==> flow/design.v <==
module fifo_sync #(
    parameter DATA_WIDTH = 8,
    parameter DEPTH      = 16
)(
    input  wire                  clk,
    input  wire                  rst,
    input  wire                  wr_en,
    input  wire [DATA_WIDTH-1:0] din,
    output wire                  full,
    input  wire                  rd_en,
    output reg  [DATA_WIDTH-1:0] dout,
    output wire                  empty
);
    localparam ADDR_WIDTH = $clog2(DEPTH);
    reg [DATA_WIDTH-1:0]   mem [0:DEPTH-1];
    reg [ADDR_WIDTH-1:0]   wr_ptr;
    reg [ADDR_WIDTH-1:0]   rd_ptr;
    reg [ADDR_WIDTH:0]     count;
    assign full  = (count == DEPTH);
    assign empty = (count == 0);
    always @(posedge clk) begin
        if (rst)
            wr_ptr <= 0;
        else if (wr_en && !full) begin
            mem[wr_ptr]                 <= din;
            wr_ptr                      <= wr_ptr + 1'b1;
        end
    end
    always @(posedge clk) begin
        if (rst) begin
            rd_ptr <= 0;
            dout   <= 0;
        end else if (rd_en && !empty) begin
            dout   <= mem[rd_ptr];
            rd_ptr <= rd_ptr + 1'b1;
        end
    end
    always @(posedge clk) begin
        if (rst) count <= 0;
        else begin
            case ({wr_en && !full, rd_en && !empty})
                2'b10: count <= count + 1'b1;    
                2'b01: count <= count - 1'b1;    
                2'b11: count <= count;           
                default: count <= count;         
            endcase
        end
    end
endmodule
module uart_rx #(
    parameter integer CLOCK_FREQ = 125_000_000,
    parameter integer BAUD_RATE  = 1_953_125  
)(
    input  wire        clk,
    input  wire        rst,
    input  wire        rx,
    output reg  [7:0]  data_out,
    output reg         data_valid
);
    localparam integer TICKS_16X = CLOCK_FREQ / (BAUD_RATE * 16);
    localparam IDLE  = 2'b00;
    localparam START = 2'b01;
    localparam DATA  = 2'b10;
    localparam STOP  = 2'b11;
    reg [1:0]  current_state, next_state;
    reg [31:0] tick_cnt;
    reg [3:0]  sample_cnt;  
    reg [2:0]  bit_cnt;
    reg [7:0]  shift_reg;
    reg [1:0]  rx_sync;
    always @(posedge clk) begin
        if (rst) rx_sync <= 2'b11;
        else     rx_sync <= {rx_sync[0], rx};
    end
    wire rx_s = rx_sync[1];
    always @(posedge clk) begin
        if (rst) current_state <= IDLE;
        else     current_state <= next_state;
    end
    wire tick_done = (tick_cnt == TICKS_16X - 1);
    always @(*) begin
        next_state = current_state;
        case (current_state)
            IDLE: begin
                if (rx_s == 1'b0)  next_state = START;                   
            end
            START: begin
                if (tick_done && sample_cnt == 7 && rx_s == 1'b1)
                    next_state = IDLE;
                else if (tick_done && sample_cnt == 15)
                    next_state = DATA;  
            end
            DATA: begin
                if (tick_done && sample_cnt == 15 && bit_cnt == 7)
                    next_state = STOP;  
            end
            STOP: begin
                if (tick_done && sample_cnt == 15)
                    next_state = IDLE;  
            end
        endcase
    end
    always @(posedge clk) begin
        if (rst) begin
            tick_cnt   <= 0;
            sample_cnt <= 0;
            bit_cnt    <= 0;
            shift_reg  <= 8'b00;
            data_valid <= 1'b0;
            data_out   <= 8'b0;
        end else begin
            data_valid <= 1'b0;
            if (tick_cnt < TICKS_16X - 1) begin
                tick_cnt <= tick_cnt + 1;
            end else begin
                tick_cnt <= 0;
                case (current_state)
                    IDLE: begin
                        sample_cnt <= 0;
                        bit_cnt    <= 0;
                    end
                    START: begin
                        if (sample_cnt == 15) sample_cnt <= 0;
                        else                  sample_cnt <= sample_cnt + 1;
                    end
                    DATA: begin
                        if (sample_cnt == 7) begin
                            shift_reg[bit_cnt] <= rx_s;
                        end
                        if (sample_cnt == 15) begin
                            sample_cnt <= 0;
                            if (bit_cnt == 7) bit_cnt <= 0;
                            else              bit_cnt <= bit_cnt + 1;
                        end else begin
                            sample_cnt <= sample_cnt + 1;
                        end
                    end
                    STOP: begin
                        if (sample_cnt == 15) begin
                            sample_cnt <= 0;
                            data_out   <= shift_reg;
                            data_valid <= 1'b1;
                        end else begin
                            sample_cnt <= sample_cnt + 1;
                        end
                    end
                endcase
            end
        end
    end
endmodule
module uart_tx #(
    parameter integer CLOCK_FREQ = 125_000_000,
    parameter integer BAUD_RATE  = 1_953_125  
)(
    input  wire       clk,
    input  wire       rst,
    input  wire [7:0] data_in,
    input  wire       data_valid,
    output reg        tx,
    output reg        tx_ready
);
    localparam integer TICKS_PER_BIT = CLOCK_FREQ / BAUD_RATE;
    localparam IDLE     = 1'b0;
    localparam ACTIVE   = 1'b1;
    reg         current_state, next_state;
    reg [31:0]  tick_cnt;
    reg [3:0]   bit_cnt;      
    reg [9:0]   tx_frame;
    wire        bit_done;
    always @(posedge clk) begin
        if (rst)    current_state <= IDLE;
        else        current_state <= next_state;
    end
    always @(*) begin
        next_state = current_state;
        case (current_state)
            IDLE:   if (data_valid) next_state = ACTIVE;
            ACTIVE: if (bit_done)   next_state = (bit_cnt == 9) ? IDLE : ACTIVE;
        endcase
    end
    always @(posedge clk) begin
        if (rst) begin
            tx         <= 1'b1;
            tx_ready   <= 1'b1;
        end else begin
            case (current_state)
                IDLE: begin
                    tx       <= 1'b1;  
                    tx_ready <= 1'b1;
                    if (data_valid) begin
                        tx_frame <= {1'b1, data_in, 1'b0};
                        tx       <= 1'b0; 
                        bit_cnt  <= 0;
                        tick_cnt <= 0;
                        tx_ready <= 1'b0;
                    end
                end
                ACTIVE: begin
                    if (bit_done) begin
                        tick_cnt <= 0;
                        if (bit_cnt == 9) begin
                            tx      <= 1'b1; 
                        end else begin
                            tx      <= tx_frame[bit_cnt + 1];
                            bit_cnt <= bit_cnt + 1;
                        end
                    end else begin
                        tick_cnt    <= tick_cnt + 1;
                    end
                end
            endcase
        end
    end
    assign bit_done = (tick_cnt == TICKS_PER_BIT - 1);
endmodule
module protocol_handler(
    input wire          clk,
    input wire          rst,
    output reg          rx_rd,
    input  wire         rx_empty,
    input  wire [7:0]   rx_data,
    output reg          tx_wr,
    input  wire         tx_full,
    output reg [7:0]    tx_data,
    input wire          card_OK,     
    input wire [31:0]   UID,         
    input wire          dispensing_active, 
    output reg [4:0]    dispenser_start,
    output reg [3:0]    count_A, count_B, count_C, count_D, count_E,
    input  wire [4:0]   input_ir,
    output reg          led1
);
    localparam CMD_MAX = 32;
    localparam IDLE       = 3'd0;
    localparam FETCH      = 3'd1;
    localparam WAIT_RX    = 3'd2;
    localparam PROCESS    = 3'd3;
    localparam RESPOND    = 3'd4;
    localparam TRANSMIT   = 3'd5;
    localparam WAIT_TX    = 3'd6;
    localparam RFID_SEND  = 3'd7;
    reg [2:0] current_state, next_state;
    reg       system_authorized;          
    reg       session_captured;           
    reg [31:0] session_uid;
    reg       disp_active_prev;
    reg [7:0] rx_buf [0:CMD_MAX-1];
    reg [7:0] tx_buf [0:CMD_MAX-1];
    reg [5:0] rx_len;
    reg [5:0] tx_len;
    reg [5:0] tx_idx;
    wire [7:0] rx_upper = (rx_data >= 8'h61 && rx_data <= 8'h7A) ? (rx_data - 8'h20) : rx_data;
    localparam LOCKOUT   = 200_000;    
    localparam BLINK_BIT = 11;         
    reg [$clog2(LOCKOUT+1)-1:0] lockout_cnt;
    reg [BLINK_BIT:0] blink_timer;
    always @(posedge clk) begin
        if (rst) begin
            current_state    <= IDLE;
            disp_active_prev <= 1'b0;
        end else begin
            current_state    <= next_state;
            disp_active_prev <= dispensing_active;
        end
    end
    always @(*) begin
        next_state = current_state;
        if (card_OK && system_authorized && !session_captured && lockout_cnt == 0 && current_state == IDLE) begin
            next_state = RFID_SEND;
        end 
        else if (disp_active_prev && !dispensing_active && current_state == IDLE) begin
            next_state = RESPOND;
        end
        else begin
            case (current_state)
                IDLE:
                    if (!rx_empty) next_state = FETCH;
                FETCH:
                    next_state = WAIT_RX;
                WAIT_RX:
                    next_state = PROCESS;
                PROCESS: begin
                    if (rx_len == 0 && (rx_upper <= 8'h20)) next_state = IDLE;
                    else if (rx_upper == 8'h0A || rx_upper == 8'h0D) begin
                        if (rx_len == 1 && rx_buf[0] == "T") next_state = RFID_SEND;
                        else next_state = RESPOND;
                    end
                    else if (rx_len >= CMD_MAX) next_state = IDLE;
                    else next_state = IDLE;
                end
                RESPOND:
                    if (tx_len > 0) next_state = TRANSMIT;
                    else            next_state = IDLE;
                RFID_SEND:
                    next_state = TRANSMIT;
                TRANSMIT: begin
                    if (tx_idx < tx_len) begin
                        if (!tx_full) next_state = WAIT_TX;
                        else          next_state = TRANSMIT;
                    end else begin
                        next_state = IDLE;
                    end
                end
                WAIT_TX:
                    next_state = TRANSMIT;
                default: next_state = IDLE;
            endcase
        end
    end
    always @(posedge clk) begin
        if (rst) begin
            rx_rd             <= 1'b0;
            tx_wr             <= 1'b0;
            rx_len            <= 6'd0;
            tx_len            <= 6'd0;
            tx_idx            <= 6'd0;
            system_authorized <= 1'b0;
            session_captured  <= 1'b0;
            led1              <= 1'b0;
            lockout_cnt       <= 0;
            blink_timer       <= 0;
            session_uid       <= 32'h0;
            dispenser_start   <= 5'b00000;
            count_A           <= 4'd0;
            count_B           <= 4'd0;
            count_C           <= 4'd0;
            count_D           <= 4'd0;
            count_E           <= 4'd0;
        end else begin
            rx_rd <= 1'b0;
            tx_wr <= 1'b0;
            if (!system_authorized) begin
                led1        <= 1'b0;
                blink_timer <= 0;
            end else begin
                blink_timer <= blink_timer + 1'b1;
                if (session_captured) begin
                    led1 <= 1'b1;            
                end else begin
                    led1 <= blink_timer[BLINK_BIT];  
                end
            end
            if (lockout_cnt > 0) lockout_cnt <= lockout_cnt - 1;
            case (next_state)
                FETCH: begin
                    rx_rd <= 1'b1;
                end
                PROCESS: begin
                    if (current_state == WAIT_RX) begin
                        if (rx_len < CMD_MAX && rx_upper > 8'h20 && rx_upper != 8'h0A && rx_upper != 8'h0D) begin
                            rx_buf[rx_len] <= rx_upper;
                            rx_len         <= rx_len + 1'b1;
                        end
                    end
                end
                RESPOND: begin
                    tx_len          <= 0;
                    tx_idx          <= 0;
                    dispenser_start <= 5'b00000;
                    if (disp_active_prev && !dispensing_active) begin
						tx_buf[0] <= "D"; 
						tx_buf[1] <= "O"; 
						tx_buf[2] <= "N"; 
						tx_buf[3] <= "E"; 
						tx_buf[4] <= 8'h0A;
						tx_len    <= 5;
                    end
                    else if (rx_len == 5 && rx_buf[0] == "S" && rx_buf[1] == "T" && rx_buf[2] == "A" && rx_buf[3] == "R" && rx_buf[4] == "T") begin
                        system_authorized <= 1'b1;
                        session_captured  <= 1'b0;
                        session_uid       <= 32'h0;
                    end
                    else if (rx_len == 3 && rx_buf[0] == "E" && rx_buf[1] == "N" && rx_buf[2] == "D") begin
						system_authorized <= 1'b0;
						session_captured  <= 1'b0;
						session_uid       <= 32'h0;
						tx_buf[0] <= "S"; 
						tx_buf[1] <= "T"; 
						tx_buf[2] <= "K"; 
						tx_buf[3] <= ":";
						tx_buf[4] <= input_ir[4] ? 8'h31 : 8'h30;
						tx_buf[5] <= input_ir[3] ? 8'h31 : 8'h30;
						tx_buf[6] <= input_ir[2] ? 8'h31 : 8'h30;
						tx_buf[7] <= input_ir[1] ? 8'h31 : 8'h30;
						tx_buf[8] <= input_ir[0] ? 8'h31 : 8'h30;
						tx_buf[9] <= 8'h0A;
						tx_len    <= 10;
                    end
                    else if (system_authorized) begin
                        if (rx_len == 4 && rx_buf[0] == "P" && rx_buf[1] == "I" && rx_buf[2] == "N" && rx_buf[3] == "G") begin
							tx_buf[0] <= "P"; 
							tx_buf[1] <= "O"; 
							tx_buf[2] <= "N"; 
							tx_buf[3] <= "G"; 
							tx_buf[4] <= 8'h0A;
							tx_len    <= 5;
                        end
                        else if (rx_len == 14 && rx_buf[0] == "M" && rx_buf[1] == "E" && rx_buf[2] == "D" && !dispensing_active) begin
							count_A <= rx_buf[5] - 8'h30; 
							count_B <= rx_buf[7] - 8'h30; 
							count_C <= rx_buf[9] - 8'h30;
							count_D <= rx_buf[11] - 8'h30; 
							count_E <= rx_buf[13] - 8'h30;
							if (rx_buf[5]  > 8'h30) dispenser_start[0] <= 1'b1;
							if (rx_buf[7]  > 8'h30) dispenser_start[1] <= 1'b1;
							if (rx_buf[9]  > 8'h30) dispenser_start[2] <= 1'b1;
							if (rx_buf[11] > 8'h30) dispenser_start[3] <= 1'b1;
							if (rx_buf[13] > 8'h30) dispenser_start[4] <= 1'b1;
							tx_buf[0] <= "D"; 
							tx_buf[1] <= "I"; 
							tx_buf[2] <= "S"; 
							tx_buf[3] <= "P"; 
							tx_buf[4] <= "E"; 
							tx_buf[5] <= "N";
							tx_buf[6] <= "S"; 
							tx_buf[7] <= "I"; 
							tx_buf[8] <= "N"; 
							tx_buf[9] <= "G"; 
							tx_buf[10]<= "."; 
							tx_buf[11]<= ".";
							tx_buf[12]<= "."; 
							tx_buf[13]<= 8'h0A;
							tx_len    <= 14;
                        end else begin
                            tx_buf[0] <= "E"; tx_buf[1] <= "R"; tx_buf[2] <= "R"; tx_buf[3] <= 8'h0A;
                            tx_len    <= 4;
                        end
                    end
                    rx_len <= 6'd0;
                end
                RFID_SEND: begin
					session_captured 	<= 1'b1;  
					session_uid      	<= UID;
					tx_buf[0] 			<= "P"; 
					tx_buf[1] 			<= "I"; 
					tx_buf[2] 			<= "D"; 
					tx_buf[3] 			<= ":";
					tx_buf[4] 			<= UID[31:24]; 
					tx_buf[5] 			<= UID[23:16]; 
					tx_buf[6] 			<= UID[15:8]; 
					tx_buf[7] 			<= UID[7:0];
					tx_buf[8] 			<= 8'h0A;
					tx_len    			<= 9;
					tx_idx    			<= 0;
					rx_len    			<= 0;
					lockout_cnt 		<= LOCKOUT;
                end
                WAIT_TX: begin
                    tx_data <= tx_buf[tx_idx];
                    tx_wr   <= 1'b1;
                    tx_idx  <= tx_idx + 1'b1;
                end 
            endcase
        end
    end
endmodule
module uart_controller (
    input  wire         clk,
    input  wire         rst,
    input  wire         rx,
    output wire         tx,
    output wire         led1,
    input  wire [31:0]  UID,
    input  wire         card_OK,
    input  wire [4:0]   ir_status,
    input  wire         dispensing_active,
    output wire [4:0]   dispenser_start,
    output wire [3:0]   count_A, count_B, count_C, count_D, count_E
);
    wire [7:0]  rx_data_raw;
    wire        rx_valid_raw;
    wire [7:0]  rx_fifo_dout;
    wire        rx_fifo_empty;
    wire        rx_fifo_rd;
    wire [7:0]  tx_fifo_din;
    wire        tx_fifo_full;
    wire        tx_wr_en;
    wire [7:0]  tx_fifo_dout;
    wire        tx_fifo_empty;   
    wire        tx_ready;
    reg [1:0] current_state, next_state;
    reg        tx_fifo_rd;     
    reg        tx_data_valid;  
    localparam IDLE       = 2'b00;
    localparam FETCH_FIFO = 2'b01;
    localparam SEND_UART  = 2'b10;
    localparam WAIT_ACK   = 2'b11; 
    always @(posedge clk) begin
        if (rst)    current_state <= IDLE;
        else        current_state <= next_state;
    end
    always @(*) begin
        next_state = current_state;
        case (current_state)
            IDLE: begin
                if (!tx_fifo_empty && tx_ready) next_state = FETCH_FIFO;
            end
            FETCH_FIFO: begin
                next_state = SEND_UART;
            end
            SEND_UART: begin
                next_state = WAIT_ACK;
            end
            WAIT_ACK: begin
                if (!tx_ready) next_state = IDLE;
            end
            default: next_state = IDLE;
        endcase
    end
    always @(posedge clk) begin
        if (rst) begin
            tx_fifo_rd     <= 1'b0;
            tx_data_valid  <= 1'b0;
        end else begin
            tx_fifo_rd     <= 1'b0;
            tx_data_valid  <= 1'b0;
            case (next_state)
                FETCH_FIFO: begin
                    tx_fifo_rd    <= 1'b1; 
                end
                SEND_UART: begin
                    tx_data_valid <= 1'b1; 
                end
            endcase
        end
    end
    uart_rx u_rx (
        .clk        (clk), 
        .rst        (rst), 
        .rx         (rx),
        .data_out   (rx_data_raw), 
        .data_valid (rx_valid_raw)
    );
    fifo_sync rx_fifo (
        .clk        (clk), 
        .rst        (rst),
        .wr_en      (rx_valid_raw), 
        .din        (rx_data_raw),
        .rd_en      (rx_fifo_rd), 
        .dout       (rx_fifo_dout), 
        .empty      (rx_fifo_empty),
        .full       () 
    );
    protocol_handler handler (
        .clk        (clk), 
        .rst        (rst),
        .rx_rd      (rx_fifo_rd), 
        .rx_empty   (rx_fifo_empty), 
        .rx_data    (rx_fifo_dout),
        .tx_wr      (tx_wr_en), 
        .tx_full    (tx_fifo_full), 
        .tx_data    (tx_fifo_din),
        .led1       (led1), 
        .card_OK    (card_OK),
        .UID        (UID),
        .input_ir   (ir_status),
        .dispensing_active      (dispensing_active),
        .dispenser_start        (dispenser_start),
        .count_A                (count_A),
        .count_B                (count_B),
        .count_C                (count_C),
        .count_D                (count_D),
        .count_E                (count_E)
    );
    fifo_sync tx_fifo (
        .clk        (clk), 
        .rst        (rst),
        .wr_en      (tx_wr_en), 
        .din        (tx_fifo_din),
        .rd_en      (tx_fifo_rd), 
        .dout       (tx_fifo_dout), 
        .empty      (tx_fifo_empty),
        .full       (tx_fifo_full)
    );
    uart_tx u_tx (
        .clk        (clk), 
        .rst        (rst),
        .data_in    (tx_fifo_dout), 
        .data_valid (tx_data_valid),
        .tx         (tx), 
        .tx_ready   (tx_ready)
    );
endmodule
module spi_master #(
    parameter DATA_WIDTH = 16,      
    parameter CLK_DIV    = 32,      
    parameter CPOL       = 0,       
    parameter CPHA       = 0,       
    parameter LSB_FIRST  = 0,        
    parameter LEAD_TICKS = 15,
    parameter LAG_TICKS  = 15
)(
    input  wire                   clk,
    input  wire                   rst,
    input  wire                   start,
    input  wire [DATA_WIDTH-1:0]  tx_data,
    output reg  [DATA_WIDTH-1:0]  rx_data,
    output reg                    busy,
    output reg                    sclk,
    output reg                    mosi,
    input  wire                   miso,
    output reg                    cs_n
);
    reg [$clog2(CLK_DIV)-1:0]   clk_cnt;
    reg [$clog2(DATA_WIDTH):0]  bit_cnt;
    reg [DATA_WIDTH-1:0]        shift_reg;
    reg [1:0]                   miso_sync; 
    localparam IDLE     = 2'b00;
    localparam LEAD_IN  = 2'b01;
    localparam TRANSFER = 2'b10;
    localparam DONE     = 2'b11;
    reg [1:0] state;
    always @(posedge clk) miso_sync <= {miso_sync[0], miso};
    wire sample_edge = (CPHA == 0); 
    always @(posedge clk) begin
        if (rst) begin
            state     <= IDLE;
            sclk      <= CPOL;
            cs_n      <= 1;
            mosi      <= 0;
            rx_data   <= 0;
            bit_cnt   <= 0;
            clk_cnt   <= 0;
            shift_reg <= 0;
            busy      <= 0;
        end else begin
            case (state)
                IDLE: begin
                    cs_n    <= 1;
                    sclk    <= CPOL;
                    busy    <= 0;
                    clk_cnt <= 0;
                    if (start) begin
                        state     <= LEAD_IN;
                        shift_reg <= tx_data;
                        busy      <= 1;
                    end
                end
                LEAD_IN: begin
                    cs_n    <= 0;
                    clk_cnt <= clk_cnt + 1;
                    mosi    <= LSB_FIRST ? shift_reg[0] : shift_reg[DATA_WIDTH-1];
                    if (clk_cnt == LEAD_TICKS) begin
                        state   <= TRANSFER;
                        bit_cnt <= DATA_WIDTH;
                        clk_cnt <= 0;
                    end
                end
                TRANSFER: begin
                    if (bit_cnt > 0) begin
                        clk_cnt <= clk_cnt + 1;
                        if (clk_cnt == CLK_DIV/2 - 1) begin
                            sclk <= ~sclk;
                            if (sample_edge) begin
                                shift_reg <= LSB_FIRST ? {miso_sync[1], shift_reg[DATA_WIDTH-1:1]} : {shift_reg[DATA_WIDTH-2:0], miso_sync[1]};
                            end else begin
                                mosi <= LSB_FIRST ? shift_reg[0] : shift_reg[DATA_WIDTH-1];
                            end
                        end 
                        else if (clk_cnt == CLK_DIV - 1) begin
                            sclk    <= ~sclk;
                            clk_cnt <= 0;
                            bit_cnt <= bit_cnt - 1;
                            if (sample_edge) begin
                                if (bit_cnt > 1) 
                                    mosi <= LSB_FIRST ? shift_reg[0] : shift_reg[DATA_WIDTH-1];
                            end else begin
                                shift_reg <= LSB_FIRST ? {miso_sync[1], shift_reg[DATA_WIDTH-1:1]} : {shift_reg[DATA_WIDTH-2:0], miso_sync[1]};
                            end
                        end
                    end else begin
                        state   <= DONE;
                        clk_cnt <= 0;
                        rx_data <= shift_reg;
                    end
                end
                DONE: begin
                    clk_cnt <= clk_cnt + 1;
                    if (clk_cnt == LAG_TICKS) begin
                        cs_n    <= 1;
                        sclk    <= CPOL;
                        state   <= IDLE;
                    end
                end
            endcase
        end
    end
endmodule
module rc522 (
    input               clk,             
    input               rst,           
    input               miso,            
    output              sclk,            
    output              mosi,            
    output              cs_n,            
    output reg          nrst_pd,             
    output reg [31:0]   UID,             
    output reg          card_OK          
);
 localparam  	CommandReg              = 8'h01 << 1,    
                ComIEnReg               = 8'h02 << 1,    
                DivIEnReg               = 8'h03 << 1,    
                ComIrqReg               = 8'h04 << 1,    
                DivIrqReg               = 8'h05 << 1,    
                ErrorReg                = 8'h06 << 1,    
                Status1Reg              = 8'h07 << 1,    
                Status2Reg              = 8'h08 << 1,    
                FIFODataReg             = 8'h09 << 1,    
                FIFOLevelReg            = 8'h0A << 1,    
                WaterLevelReg           = 8'h0B << 1,    
                ControlReg              = 8'h0C << 1,    
                BitFramingReg           = 8'h0D << 1,    
                CollReg                 = 8'h0E << 1,    
                ModeReg                 = 8'h11 << 1,    
                TxModeReg               = 8'h12 << 1,    
                RxModeReg               = 8'h13 << 1,    
                TxControlReg            = 8'h14 << 1,    
                TxASKReg                = 8'h15 << 1,    
                TxSelReg                = 8'h16 << 1,    
                RxSelReg                = 8'h17 << 1,    
                RxThresholdReg          = 8'h18 << 1,    
                DemodReg                = 8'h19 << 1,    
                MfTxReg                 = 8'h1C << 1,    
                MfRxReg                 = 8'h1D << 1,    
                SerialSpeedReg          = 8'h1F << 1,    
                CRCResultRegH           = 8'h21 << 1,    
                CRCResultRegL           = 8'h22 << 1,
                ModWidthReg             = 8'h24 << 1,    
                RFCfgReg                = 8'h26 << 1,    
                GsNReg                  = 8'h27 << 1,    
                CWGsPReg                = 8'h28 << 1,    
                ModGsPReg               = 8'h29 << 1,    
                TModeReg                = 8'h2A << 1,    
                TPrescalerReg           = 8'h2B << 1,    
                TReloadRegH             = 8'h2C << 1,    
                TReloadRegL             = 8'h2D << 1,
                TCounterValueRegH       = 8'h2E << 1,    
                TCounterValueRegL       = 8'h2F << 1,
                TestSel1Reg             = 8'h31 << 1,    
                TestSel2Reg             = 8'h32 << 1,    
                TestPinEnReg            = 8'h33 << 1,    
                TestPinValueReg         = 8'h34 << 1,    
                TestBusReg              = 8'h35 << 1,    
                AutoTestReg             = 8'h36 << 1,    
                VersionReg              = 8'h37 << 1,    
                AnalogTestReg           = 8'h38 << 1,    
                TestDAC1Reg             = 8'h39 << 1,    
                TestDAC2Reg             = 8'h3A << 1,    
                TestADCReg              = 8'h3B << 1;    
    localparam  PCD_Idle                = 8'h00,         
                PCD_Mem                 = 8'h01,         
                PCD_GenerateRandomID    = 8'h02,         
                PCD_CalcCRC             = 8'h03,         
                PCD_Transmit            = 8'h04,         
                PCD_NoCmdChange         = 8'h07,         
                PCD_Receive             = 8'h08,         
                PCD_Transceive          = 8'h0C,         
                PCD_MFAuthent           = 8'h0E,         
                PCD_SoftReset           = 8'h0F;         
    localparam  PICC_CMD_REQA           = 8'h26,         
                PICC_CMD_WUPA          = 8'h52,          
		PICC_CMD_CT            = 8'h88,          
                PICC_CMD_SEL_CL1       = 8'h93,          
                PICC_CMD_SEL_CL2       = 8'h95,          
                UltraPICC_CMD_SEL_CL3       = 8'h97,          
		PICC_CMD_HLTA          = 8'h50,          
                PICC_CMD_RATS          = 8'hE0,          
                PICC_CMD_MF_AUTH_KEY_A = 8'h60,          
                PICC_CMD_MF_AUTH_KEY_B = 8'h61,          
                PICC_CMD_MF_READ       = 8'h30,          
                PICC_CMD_MF_WRITE      = 8'hA0,          
                PICC_CMD_MF_DECREMENT  = 8'hC0,          
                PICC_CMD_MF_INCREMENT  = 8'hC1,          
                PICC_CMD_MF_RESTORE    = 8'hC2,          
                PICC_CMD_MF_TRANSFER   = 8'hB0,          
                PICC_CMD_UL_WRITE      = 8'hA2;          
    reg         spi_start;  
    reg [15:0]  data_tx;    
    wire [15:0] data_rx;    
    wire        spi_busy;	 
    reg         new_card;	 
    spi_master #(
        .DATA_WIDTH     (16),
        .CLK_DIV        (32),
        .CPOL           (0),
        .CPHA           (0),
        .LEAD_TICKS     (15),
        .LAG_TICKS      (15)
    ) spi_module (
        .clk            (clk),
        .rst            (rst),
        .start          (spi_start),
        .tx_data        (data_tx),
        .rx_data        (data_rx),
        .sclk           (sclk),
        .mosi           (mosi),
        .miso           (miso),
        .cs_n           (cs_n),
        .busy           (spi_busy)
    );
    localparam  STEP_BITS = 10;          
    reg [31:0]  cnt;					 
    reg [2:0]   cnt_2; 					 
    reg [7:0]   FIFOLevelReg_Value;	 
    reg [7:0]   BCC;					 
    reg [9:0] instr_step;  
    task spi_write;
        input [7:0] reg_addr;
        input [7:0] value;
        begin
            spi_start   <= 1;
            data_tx     <= {reg_addr, value};	 
        end										 
    endtask
    task spi_read;
        input [7:0] reg_addr;
        begin
            spi_start   <= 1;							 
            data_tx     <= {reg_addr | 8'h80, 8'h00};	 
        end
    endtask
    always @(posedge clk) begin
        if (rst) begin
            instr_step      <= 0;
            spi_start       <= 0;
            nrst_pd             <= 1;   				 
            UID             <= 32'h00000000;
            cnt             <= 0;
            cnt_2           <= 0;
            new_card        <= 0;
            card_OK         <= 0;
        end else begin													 
            if  (&cnt[4:0] && spi_start)                                     
                spi_start   <= 0;											
            if  (&cnt[STEP_BITS-1:0] && ~spi_busy) begin                              
                case (instr_step)											 
                    1:  nrst_pd <= 0;                                            
                    2:  nrst_pd <= 1;                                            
                    50: spi_write (TxModeReg,       8'h00);                  
                    51: spi_write (RxModeReg,       8'h00);                  
                    52: spi_write (ModWidthReg,     8'h26);                  
                    53: spi_write (TModeReg,        8'h80);                  
                    54: spi_write (TPrescalerReg,   8'hA9);            
                    55: spi_write (TReloadRegH,     8'h03);
                    56: spi_write (TReloadRegL,     8'hE8);
                    57: spi_write (TxASKReg,        8'h40);                  
                    58: spi_write (ModeReg,         8'h3D);                  
                    59: spi_read  (TxControlReg);							 
                    60: spi_write (TxControlReg,    8'h03 | data_rx[7:0]);        
                    62: spi_write (CommandReg,      PCD_Idle);               
                    63: spi_write (ComIrqReg,       8'h7F);                  
                    64: spi_write (FIFOLevelReg,    8'h80);                  
                    65: spi_write (FIFODataReg,     PICC_CMD_REQA);          
                    66: spi_write (BitFramingReg,   8'h07);                  
                    67: spi_write (CommandReg,      PCD_Transceive);         
                    68: spi_write (BitFramingReg,   8'h87);                  
                    70: spi_read  (ComIrqReg);                               
                    71: if (data_rx[5])                                      
                            new_card <= 1;
                    73: spi_write (FIFOLevelReg,    8'h80);                  
                    74: spi_write (FIFODataReg,     PICC_CMD_SEL_CL1);       
                    75: spi_write (FIFODataReg,     8'h20);
                    76: spi_write (BitFramingReg,   8'h00);                  
                    77: spi_write (CommandReg,      PCD_Transceive);         
                    78: spi_write (BitFramingReg,   8'h80);                  
                    83: spi_read  (FIFOLevelReg);
                    84: FIFOLevelReg_Value <= data_rx[7:0];
                    85: spi_read  (FIFODataReg);
                    86: UID[31:24] <= data_rx[7:0];
                    87: spi_read  (FIFODataReg);
                    88: UID[23:16] <= data_rx[7:0];
                    89: spi_read  (FIFODataReg);
                    90: UID[15:8] <= data_rx[7:0];
                    91: spi_read  (FIFODataReg);
                    92: UID[7:0] <= data_rx[7:0];
                    93: spi_read  (FIFODataReg);
                    94: BCC <= data_rx[7:0];                                     
                    95: new_card <= 0;
                    96: if ((FIFOLevelReg_Value == 5) && (BCC == (UID[31:24] ^ UID[23:16] ^ UID[15:8] ^ UID[7:0])))
                            card_OK <= 1;
                    97: card_OK <= 0;
                endcase
                if (instr_step == 72 && ~new_card) begin  
                    cnt_2 <= cnt_2 + 1;
                    if (cnt_2 == 5) begin
                        cnt_2 <= 0;
                        instr_step <= 62;
                    end else
                        instr_step <= 70;
                end else if (instr_step == 501)
                    instr_step <= 62;
                else
                    instr_step <= instr_step + 1;
            end
            cnt <= cnt + 1;
        end
    end
endmodule
module servo_fsm_unit (
    input  wire clk,             
    input  wire rst,             
    input  wire start_trigger,   
    input  wire [3:0] num_turns, 
    output reg  pwm_out,
    output reg  busy            
);
    localparam FRAME_COUNT = 200;        
    localparam MIN_PULSE   = 20;         
    localparam MAX_PULSE   = 101;        
    localparam STEP        = 5;          
    localparam ONE_SEC     = 2_000;      
    localparam ST_IDLE       = 3'b000;
    localparam ST_PAUSE_LOW  = 3'b001;  
    localparam ST_SWEEP_UP   = 3'b010;
    localparam ST_PAUSE_HIGH = 3'b011;  
    localparam ST_SWEEP_DOWN = 3'b100;
    localparam ST_CHECK      = 3'b101;
    reg [2:0]  state;
    reg [$clog2(FRAME_COUNT)-1:0] counter;
    reg [$clog2(FRAME_COUNT)-1:0] pulse_width;
    reg [3:0]  current_turn;
    reg [$clog2(ONE_SEC)-1:0] wait_counter; 
    reg start_reg;
    wire start_edge = (start_trigger && !start_reg);
    always @(posedge clk) begin
        if (rst) begin
            state <= ST_IDLE;
            counter <= 0;
            pulse_width <= MIN_PULSE;
            current_turn <= 0;
            pwm_out <= 0;
            busy <= 0;
            start_reg <= 0;
            wait_counter <= 0;
        end else begin
            start_reg <= start_trigger;
            if (counter >= FRAME_COUNT - 1) counter <= 0;
            else counter <= counter + 1;
            pwm_out <= (counter < pulse_width);
            case (state)
                ST_IDLE: begin
                    busy <= 0;
                    current_turn <= 0;
                    pulse_width <= MIN_PULSE;
                    if (start_edge && num_turns > 0) begin
                        state <= ST_PAUSE_LOW;
                        busy <= 1;
                        wait_counter <= 0;
                    end
                end
                ST_PAUSE_LOW: begin
                    pulse_width <= MIN_PULSE;
                    if (wait_counter >= ONE_SEC - 1) begin
                        state <= ST_SWEEP_UP;
                        wait_counter <= 0;
                    end else begin
                        wait_counter <= wait_counter + 1;
                    end
                end
                ST_SWEEP_UP: begin
                    if (counter == 0) begin 
                        if (pulse_width >= MAX_PULSE) begin
                            state <= ST_PAUSE_HIGH;
                            wait_counter <= 0;
                        end else begin
                            pulse_width <= pulse_width + STEP;
                        end
                    end
                end
                ST_PAUSE_HIGH: begin
                    pulse_width <= MAX_PULSE;
                    if (wait_counter >= ONE_SEC - 1) begin
                        state <= ST_SWEEP_DOWN;
                        wait_counter <= 0;
                    end else begin
                        wait_counter <= wait_counter + 1;
                    end
                end
                ST_SWEEP_DOWN: begin
                    if (counter == 0) begin
                        if (pulse_width <= MIN_PULSE) begin
                            state <= ST_CHECK;
                        end else begin
                            pulse_width <= pulse_width - STEP;
                        end
                    end
                end
                ST_CHECK: begin
                    if (current_turn + 1 >= num_turns) begin
                        state <= ST_IDLE;
                    end else begin
                        current_turn <= current_turn + 1;
                        state <= ST_PAUSE_LOW;
                        wait_counter <= 0;
                    end
                end
                default: state <= ST_IDLE;
            endcase
        end
    end
endmodule
module servo_fsm_unit_anticlockwise (
    input  wire clk,             
    input  wire rst,             
    input  wire start_trigger,   
    input  wire [3:0] num_turns, 
    output reg  pwm_out,
    output reg  busy            
);
    localparam FRAME_COUNT = 200;        
    localparam MIN_PULSE   = 20;         
    localparam START_PULSE = 98;         
    localparam STEP        = 5;          
    localparam ONE_SEC     = 2_000;      
    localparam ST_IDLE        = 3'b000;
    localparam ST_PAUSE_START = 3'b001;  
    localparam ST_SWEEP_DOWN  = 3'b010;  
    localparam ST_PAUSE_MIN   = 3'b011;  
    localparam ST_SWEEP_UP    = 3'b100;  
    localparam ST_CHECK       = 3'b101;
    reg [2:0]  state;
    reg [$clog2(FRAME_COUNT)-1:0] counter;
    reg [$clog2(FRAME_COUNT)-1:0] pulse_width;
    reg [3:0]  current_turn;
    reg [$clog2(ONE_SEC)-1:0] wait_counter; 
    reg start_reg;
    wire start_edge = (start_trigger && !start_reg);
    always @(posedge clk) begin
        if (rst) begin
            state <= ST_IDLE;
            counter <= 0;
            pulse_width <= START_PULSE; 
            current_turn <= 0;
            pwm_out <= 0;
            busy <= 0;
            start_reg <= 0;
            wait_counter <= 0;
        end else begin
            start_reg <= start_trigger;
            if (counter >= FRAME_COUNT - 1) counter <= 0;
            else counter <= counter + 1;
            pwm_out <= (counter < pulse_width);
            case (state)
                ST_IDLE: begin
                    busy <= 0;
                    current_turn <= 0;
                    pulse_width <= START_PULSE; 
                    if (start_edge && num_turns > 0) begin
                        state <= ST_PAUSE_START;
                        busy <= 1;
                        wait_counter <= 0;
                    end
                end
                ST_PAUSE_START: begin
                    pulse_width <= START_PULSE;
                    if (wait_counter >= ONE_SEC - 1) begin
                        state <= ST_SWEEP_DOWN;
                        wait_counter <= 0;
                    end else begin
                        wait_counter <= wait_counter + 1;
                    end
                end
                ST_SWEEP_DOWN: begin
                    if (counter == 0) begin 
                        if (pulse_width <= MIN_PULSE) begin
                            state <= ST_PAUSE_MIN;
                            wait_counter <= 0;
                        end else begin
                            pulse_width <= pulse_width - STEP;
                        end
                    end
                end
                ST_PAUSE_MIN: begin
                    pulse_width <= MIN_PULSE;
                    if (wait_counter >= ONE_SEC - 1) begin
                        state <= ST_SWEEP_UP;
                        wait_counter <= 0;
                    end else begin
                        wait_counter <= wait_counter + 1;
                    end
                end
                ST_SWEEP_UP: begin
                    if (counter == 0) begin
                        if (pulse_width >= START_PULSE) begin
                            state <= ST_CHECK;
                        end else begin
                            pulse_width <= pulse_width + STEP;
                        end
                    end
                end
                ST_CHECK: begin
                    if (current_turn + 1 >= num_turns) begin
                        state <= ST_IDLE;
                    end else begin
                        current_turn <= current_turn + 1;
                        state <= ST_PAUSE_START; 
                        wait_counter <= 0;
                    end
                end
                default: state <= ST_IDLE;
            endcase
        end
    end
endmodule
module system_top (
    input  wire         clk, 
    input  wire         rst,
    input  wire         rx,
    output wire         tx,
    input  wire         miso,
    output wire         sclk,
    output wire         mosi,
    output wire         cs_n,
    output wire         nrst_pd,
    output wire [4:0]   pwm_servos,  
    input  wire [4:0]   input_ir,
	output wire [4:0] led_busy,
	output wire         led1, led2
);
    wire [31:0] UID;
    wire        card_OK;
    wire [4:0] disp_start;
    wire [3:0] s_count [0:4];   
    wire [4:0] busy_servo;
    wire dispensing_active = |busy_servo;
    assign led2     = dispensing_active;
	assign led_busy = busy_servo;
    rc522 rfid_inst (
        .clk            (clk),
        .rst            (rst),
        .miso           (miso),
        .sclk           (sclk),
        .mosi           (mosi),
        .cs_n           (cs_n),
        .nrst_pd        (nrst_pd),
        .UID            (UID),
        .card_OK        (card_OK)
    );
    wire [3:0] count_A, count_B, count_C, count_D, count_E;
    assign s_count[0] = count_A;
    assign s_count[1] = count_B;
    assign s_count[2] = count_C;
    assign s_count[3] = count_D;
    assign s_count[4] = count_E;
    uart_controller comm_inst(
        .clk            (clk),
        .rst            (rst),
        .rx             (rx),
        .tx             (tx),
        .led1           (led1),
        .UID            (UID),
        .card_OK        (card_OK),
        .ir_status      (input_ir),
        .dispensing_active  (dispensing_active),
        .dispenser_start    (disp_start),
        .count_A        (count_A),
        .count_B        (count_B),
        .count_C        (count_C),
        .count_D        (count_D),
        .count_E        (count_E)
    );
    genvar i;
    generate
        for (i = 1; i < 5; i = i + 1) begin: servo_dispensers
            servo_fsm_unit servo_inst1(
                .clk            (clk),
                .rst            (rst),
                .start_trigger  (disp_start[i]),
                .num_turns      (s_count[i]),
                .pwm_out        (pwm_servos[i]),
                .busy           (busy_servo[i])
            );
        end
    endgenerate
	servo_fsm_unit_anticlockwise servo_inst2(
		.clk            (clk),
		.rst            (rst),
		.start_trigger  (disp_start[0]),
		.num_turns      (s_count[0]),
		.pwm_out        (pwm_servos[0]),
		.busy           (busy_servo[0])
	);
endmodule
# Tool chain data of system_top
# Tool output for the design above, in the order of the flow.
# Lines are those of the file above, counted from 1.
# Operators: Yosys type, input widths -> output width; for muxes data width and select width s.
# Library cell names are shortened.
# A cell with -- has no value.
dict set report setup {
  top {system_top}
  clock {clk}
  library {sky130hd}
  corner {tt_025C_1v80}
}

# After elaboration
# Yosys after proc, flatten, opt, wreduce and memory -nomap, before mapping. Print and check cells are not counted.
# Memory sizes are those after Yosys's memory passes, which may raise the word count (mostly to a power of two), join words into wider ones and drop unused or constant bits.
dict set report op_classes {
  add_sub_neg 54
  n_cmp 51
  eq_ne 248
  shifts 3
  mux 356
  n_logic 20
  n_reduce_logical 201
}
# cell count
set ops {}
lappend ops {{$mux 8} 77}
lappend ops {{$pmux 16 s25} 1}
lappend ops {{$eq 10x7->1 const B} 29}
lappend ops {{$mux 11} 25}
lappend ops {{$pmux 8 s30} 1}
lappend ops {{$pmux 11 s4} 5}
lappend ops {{$ge 32x4->1} 5}
lappend ops {{$pmux 8 s4} 5}
lappend ops {{$pmux 8 s2} 9}
lappend ops {{$mux 3} 45}
lappend ops {{$eq 10x6->1 const B} 13}
lappend ops {{$eq 8x7->1 const B} 15}
lappend ops {{$add 32x1->32 const B} 3}
lappend ops {{$eq 5x5->1 const B} 19}
lappend ops {{$mux 1} 91}
lappend ops {{$pmux 3 s6} 5}
lappend ops {{$ne 2x1->1 const B} 40}
lappend ops {{$mux 5} 16}
lappend ops {{$mux 4} 19}
lappend ops {{$reduce_and 5->1} 15}
lappend ops {{$ne 2x2->1 const B} 34}
lappend ops {{$pmux 32 s2} 1}
lappend ops {{$mux 32} 2}
lappend ops {{$eq 3x3->1 const B} 19}
lappend ops {{$reduce_and 7->1} 8}
lappend ops {{$pmux 4 s2} 7}
lappend ops {{$add 11x1->11 const B} 5}
lappend ops {{$ge 11x11->1 const B} 5}
# Other operator kinds: 100; their cells: 414.
dict set report word_totals {
  register_bits 647
  mem_bits_rw 512
  memories 3
  input_bits 9
  out_inout_bits 17
}
# memory words word_bits line_no
set memory_table {}
lappend memory_table {comm_inst.handler.rx_buf 32 8 248} ;# reg [7:0] rx_buf [0:CMD_MAX-1];
lappend memory_table {comm_inst.rx_fifo.mem 16 8 15} ;# reg [DATA_WIDTH-1:0]   mem [0:DEPTH-1];
lappend memory_table {comm_inst.tx_fifo.mem 16 8 15}

# Longest topological paths
# Longest topological path by Yosys (ltp), each cell counted once; first at word level (registers and memories cut), then after technology mapping (sequential cells cut; the memories' decode and read muxes count).
dict set report logic_depth {
  word_depth 14
  abc_area 1
  ltp_mapped 19
  mapped_depth_nobuf 19
}

# Synthesis result
# The flow's flattened synthesis, as Yosys stat reports it; memories are mapped. The netlist is that of the ABC_AREA named above (0 if unset); the other value can give another one.
# type count area_total_um2
set by_type {}
lappend by_type {edfxtp_1 474 1.42E+04}
lappend by_type {dfxtp_1 506 1.01E+04}
lappend by_type {nor2_1 660 2.48E+03}
lappend by_type {inv_1 638 2.39E+03}
lappend by_type {nand2_1 548 2.06E+03}
lappend by_type {ha_1 161 2.01E+03}
lappend by_type {o21ai_0 325 1626.56}
lappend by_type {a21oi_1 313 1.57E+03}
lappend by_type {nand3_1 206 1.03E+03}
lappend by_type {nor3_1 159 795.763}
lappend by_type {xor2_1 60 525.504}
lappend by_type {nand4_1 74 462.944}
lappend by_type {o221ai_1 51 446.678}
lappend by_type {o211ai_1 55 412.896}
lappend by_type {clkbuf_1 103 386.621}
lappend by_type {nor4_1 60 375.36}
lappend by_type {a211oi_1 44 330.317}
lappend by_type {xnor2_1 37 324.061}
# Other cell types: 50; their cells: 355.
dict set report mapped {
  cells 4829
  area_um2 44380.1
  seq_area_um2 24363.4
  ff_cells 980
}

# Path before layout
# Source: OpenSTA report_checks on the synthesized netlist (no wires, ideal clock, input and output delay 20% of the period each), path of least setup slack; recovery checks are left aside. Register names are those of the netlist, which keeps one name where synthesis merged equal registers.
dict set report synth_path {
  path_type {input to register}
  from {input port rst}
  to {register comm_inst.handler.tx_buf[5][0]}
  tclk_ns 8.0
  input_delay_ns 1.600
  setup_time_ns 0.422
  arrival_time_ns 3.688
  required_time_ns 7.578
  slack_ns 3.890
  path_delay_ns 2.510
  stages 5
  path_buffers 2
  period_less_setup_slack_ns 4.11
}
# "path_delay_ns" = arrival - input delay + setup time.
# "stages" counts driving pins, that of a launching flip-flop among them; a cell with two outputs on the path counts twice.
# "period_less_setup_slack_ns" is the clock period less the worst setup slack; recovery checks do not enter. This is arithmetic on one report: input and output delays are still those of the set period (20% each).
# Between the ends stands the longest chain of elaborated cells between them, by number of cells; it is not shown to be the way that was timed. Of several equally long chains one is given.
# Each line given opens the expression or statement behind the cell; cells for indexed reads and writes are added by Yosys, which also makes memories of some case tables.
# A register here has more assigning lines than the two given.
dict set report synth_via {
  path_cell_list {clkinv_1 -> clkbuf_1 -> clkbuf_1 -> o21ai_0 -> a21oi_1}
  elab_chain_cells 2
  cone_cells 2
}
# element line_no
set synth_rtl {}
lappend synth_rtl {{start: declaration} 1108} ;# input  wire         rst,
lappend synth_rtl {{$not 1->1} --}
lappend synth_rtl {{$reduce_and 7->1} --}
lappend synth_rtl {{end: assignment} 383} ;# tx_buf[5] <= input_ir[3] ? 8'h31 : 8'h30;
lappend synth_rtl {{end: assignment} 415} ;# tx_buf[5] <= "N";
lappend synth_rtl {{end: declaration} 249} ;# reg [7:0] tx_buf [0:CMD_MAX-1];

# Timing after layout
# From the final timing report of run 1: the path of least setup slack in the routed layout; clock arrival at registers is part of the times.
dict set report layout_path {
  path_type {register to register}
  from {register comm_inst.rx_fifo.dout[1]}
  to {memory comm_inst.handler.rx_buf[7][3]}
  tclk_ns 4.64
  setup_time_ns 0.36
  arrival_time_ns 4.05
  required_time_ns 4.93
  slack_ns 0.88
  stages 13
  path_buffers 0
}
# Between the ends stands the longest chain of elaborated cells between them, by number of cells; it is not shown to be the way that was timed. Of several equally long chains one is given.
# Only ways into the end's enable, where the timed path ends, are counted here.
dict set report layout_via {
  path_cell_list {dfxtp_1 -> nand2_1 -> nand2_1 -> nand3_2 -> nand2_1 -> nand2_1 -> inv_1 -> nand2_1 -> a311oi_1 -> nand4_4 -> nor2_4 -> nand2_1 -> nor2_1}
  elab_chain_cells 13
  cone_cells 30
}
# element line_no
set layout_rtl {}
lappend layout_rtl {{start: declaration} 11} ;# output reg  [DATA_WIDTH-1:0] dout,
lappend layout_rtl {{$ge 8x7->1} 253} ;# wire [7:0] rx_upper = (rx_data >= 8'h61 && rx_data <= 8'h7A) ? (rx_data - 8'h20) : rx_data;
lappend layout_rtl {{$logic_and 1x1->1} 253}
lappend layout_rtl {{$mux 8} 253}
lappend layout_rtl {{$eq 8x4->1} 285} ;# else if (rx_upper == 8'h0A || rx_upper == 8'h0D) begin
lappend layout_rtl {{$logic_or 1x1->1} 285}
lappend layout_rtl {{$mux 3} 285}
lappend layout_rtl {{$mux 3} 284} ;# if (rx_len == 0 && (rx_upper <= 8'h20)) next_state = IDLE;
lappend layout_rtl {{$pmux 3 s7} 276} ;# case (current_state)
lappend layout_rtl {{$mux 3} 272} ;# else if (disp_active_prev && !dispensing_active && current_state == IDLE) begin
lappend layout_rtl {{$mux 3} 269} ;# if (card_OK && system_authorized && !session_captured && lockout_cnt == 0 && current_state == IDLE) begin
lappend layout_rtl {{$eq 3x2->1} 345} ;# case (next_state)
lappend layout_rtl {{$mux 5} 345}
lappend layout_rtl {{$mux 5} 312} ;# if (rst) begin
lappend layout_rtl {{end: declaration} 248} ;# reg [7:0] rx_buf [0:CMD_MAX-1];
# Nets of the timed path that keep an RTL name, with a line that drives or declares them; the list need not be complete.
# signal line_no
set layout_named_nets {}
lappend layout_named_nets {comm_inst.handler.rx_upper[5] 253}

; Below are 4 stored runs of the flow (Yosys, OpenROAD; platform sky130hd) on system_top, each with its settings and what was measured, unordered. Constraints: input delay and output delay 20% of the set period each, output load 0.01 pF.
; "timing.worst_path_ns" = time allowed to the worst setup path (clock period - input delay - output delay, where it has them) - its slack; a late launch clock adds to it, a late capture clock takes from it.

[run 1: settings]
ABC_AREA = 1
CAP_MARGIN = 5
CELL_PAD_IN_SITES_DETAIL_PLACEMENT = 0
CORE_ASPECT_RATIO = 1.2
CORE_UTILIZATION = 67
GPL_ROUTABILITY_DRIVEN = 1
GPL_TIMING_DRIVEN = 1
MIN_ROUTING_LAYER = met1
PLACE_DENSITY_LB_ADDON = 0.0
period_ns = 4.64
CORE_MARGIN = 2
SLEW_MARGIN = 20
[run 1: results]
synth_area_um2 = 44380.1
design_die_area_um2 = 68322.7
hold_worst_slack_ns = 0.350
tns_setup_ns = 0.000
layout_stdcell_area_um2 = 48639.1
timing.worst_path_ns = 3.76
worstPathKind = register to register
setup_ws_ns = 0.879

[run 2: settings]
ABC_AREA = 1
CELL_PAD_IN_SITES_DETAIL_PLACEMENT = 2
CELL_PAD_IN_SITES_GLOBAL_PLACEMENT = 1
CTS_CLUSTER_SIZE = 25
period_ns = 8.0
CAP_MARGIN = 20
CORE_MARGIN = 2
CORE_UTILIZATION = 40
SLEW_MARGIN = 20
[run 2: results]
synth_area_um2 = 44380.1
design_die_area_um2 = 113630.0
hold_worst_slack_ns = 0.329
tns_setup_ns = 0.000
layout_stdcell_area_um2 = 49875.3
timing.worst_path_ns = 4.47
worstPathKind = register to register
setup_ws_ns = 3.530

[run 3: settings]
ABC_AREA = 1
CELL_PAD_IN_SITES_DETAIL_PLACEMENT = 2
CELL_PAD_IN_SITES_GLOBAL_PLACEMENT = 1
CTS_CLUSTER_SIZE = 59
GPL_ROUTABILITY_DRIVEN = 0
TNS_END_PERCENT = 10
period_ns = 8.0
CAP_MARGIN = 20
CORE_MARGIN = 2
CORE_UTILIZATION = 40
SLEW_MARGIN = 20
[run 3: results]
synth_area_um2 = 44380.1
design_die_area_um2 = 113630.0
hold_worst_slack_ns = 0.329
tns_setup_ns = 0.000
layout_stdcell_area_um2 = 49877.8
timing.worst_path_ns = 4.49
worstPathKind = register to register
setup_ws_ns = 3.509

[run 4: settings]
CORE_UTILIZATION = 17
period_ns = 4.8
CAP_MARGIN = 20
CORE_MARGIN = 2
SLEW_MARGIN = 20
[run 4: results]
synth_area_um2 = 43721.9
design_die_area_um2 = 261259.0
hold_worst_slack_ns = 0.392
tns_setup_ns = 0.000
layout_stdcell_area_um2 = 51365.5
timing.worst_path_ns = 4.10
worstPathKind = register to register
setup_ws_ns = 0.698
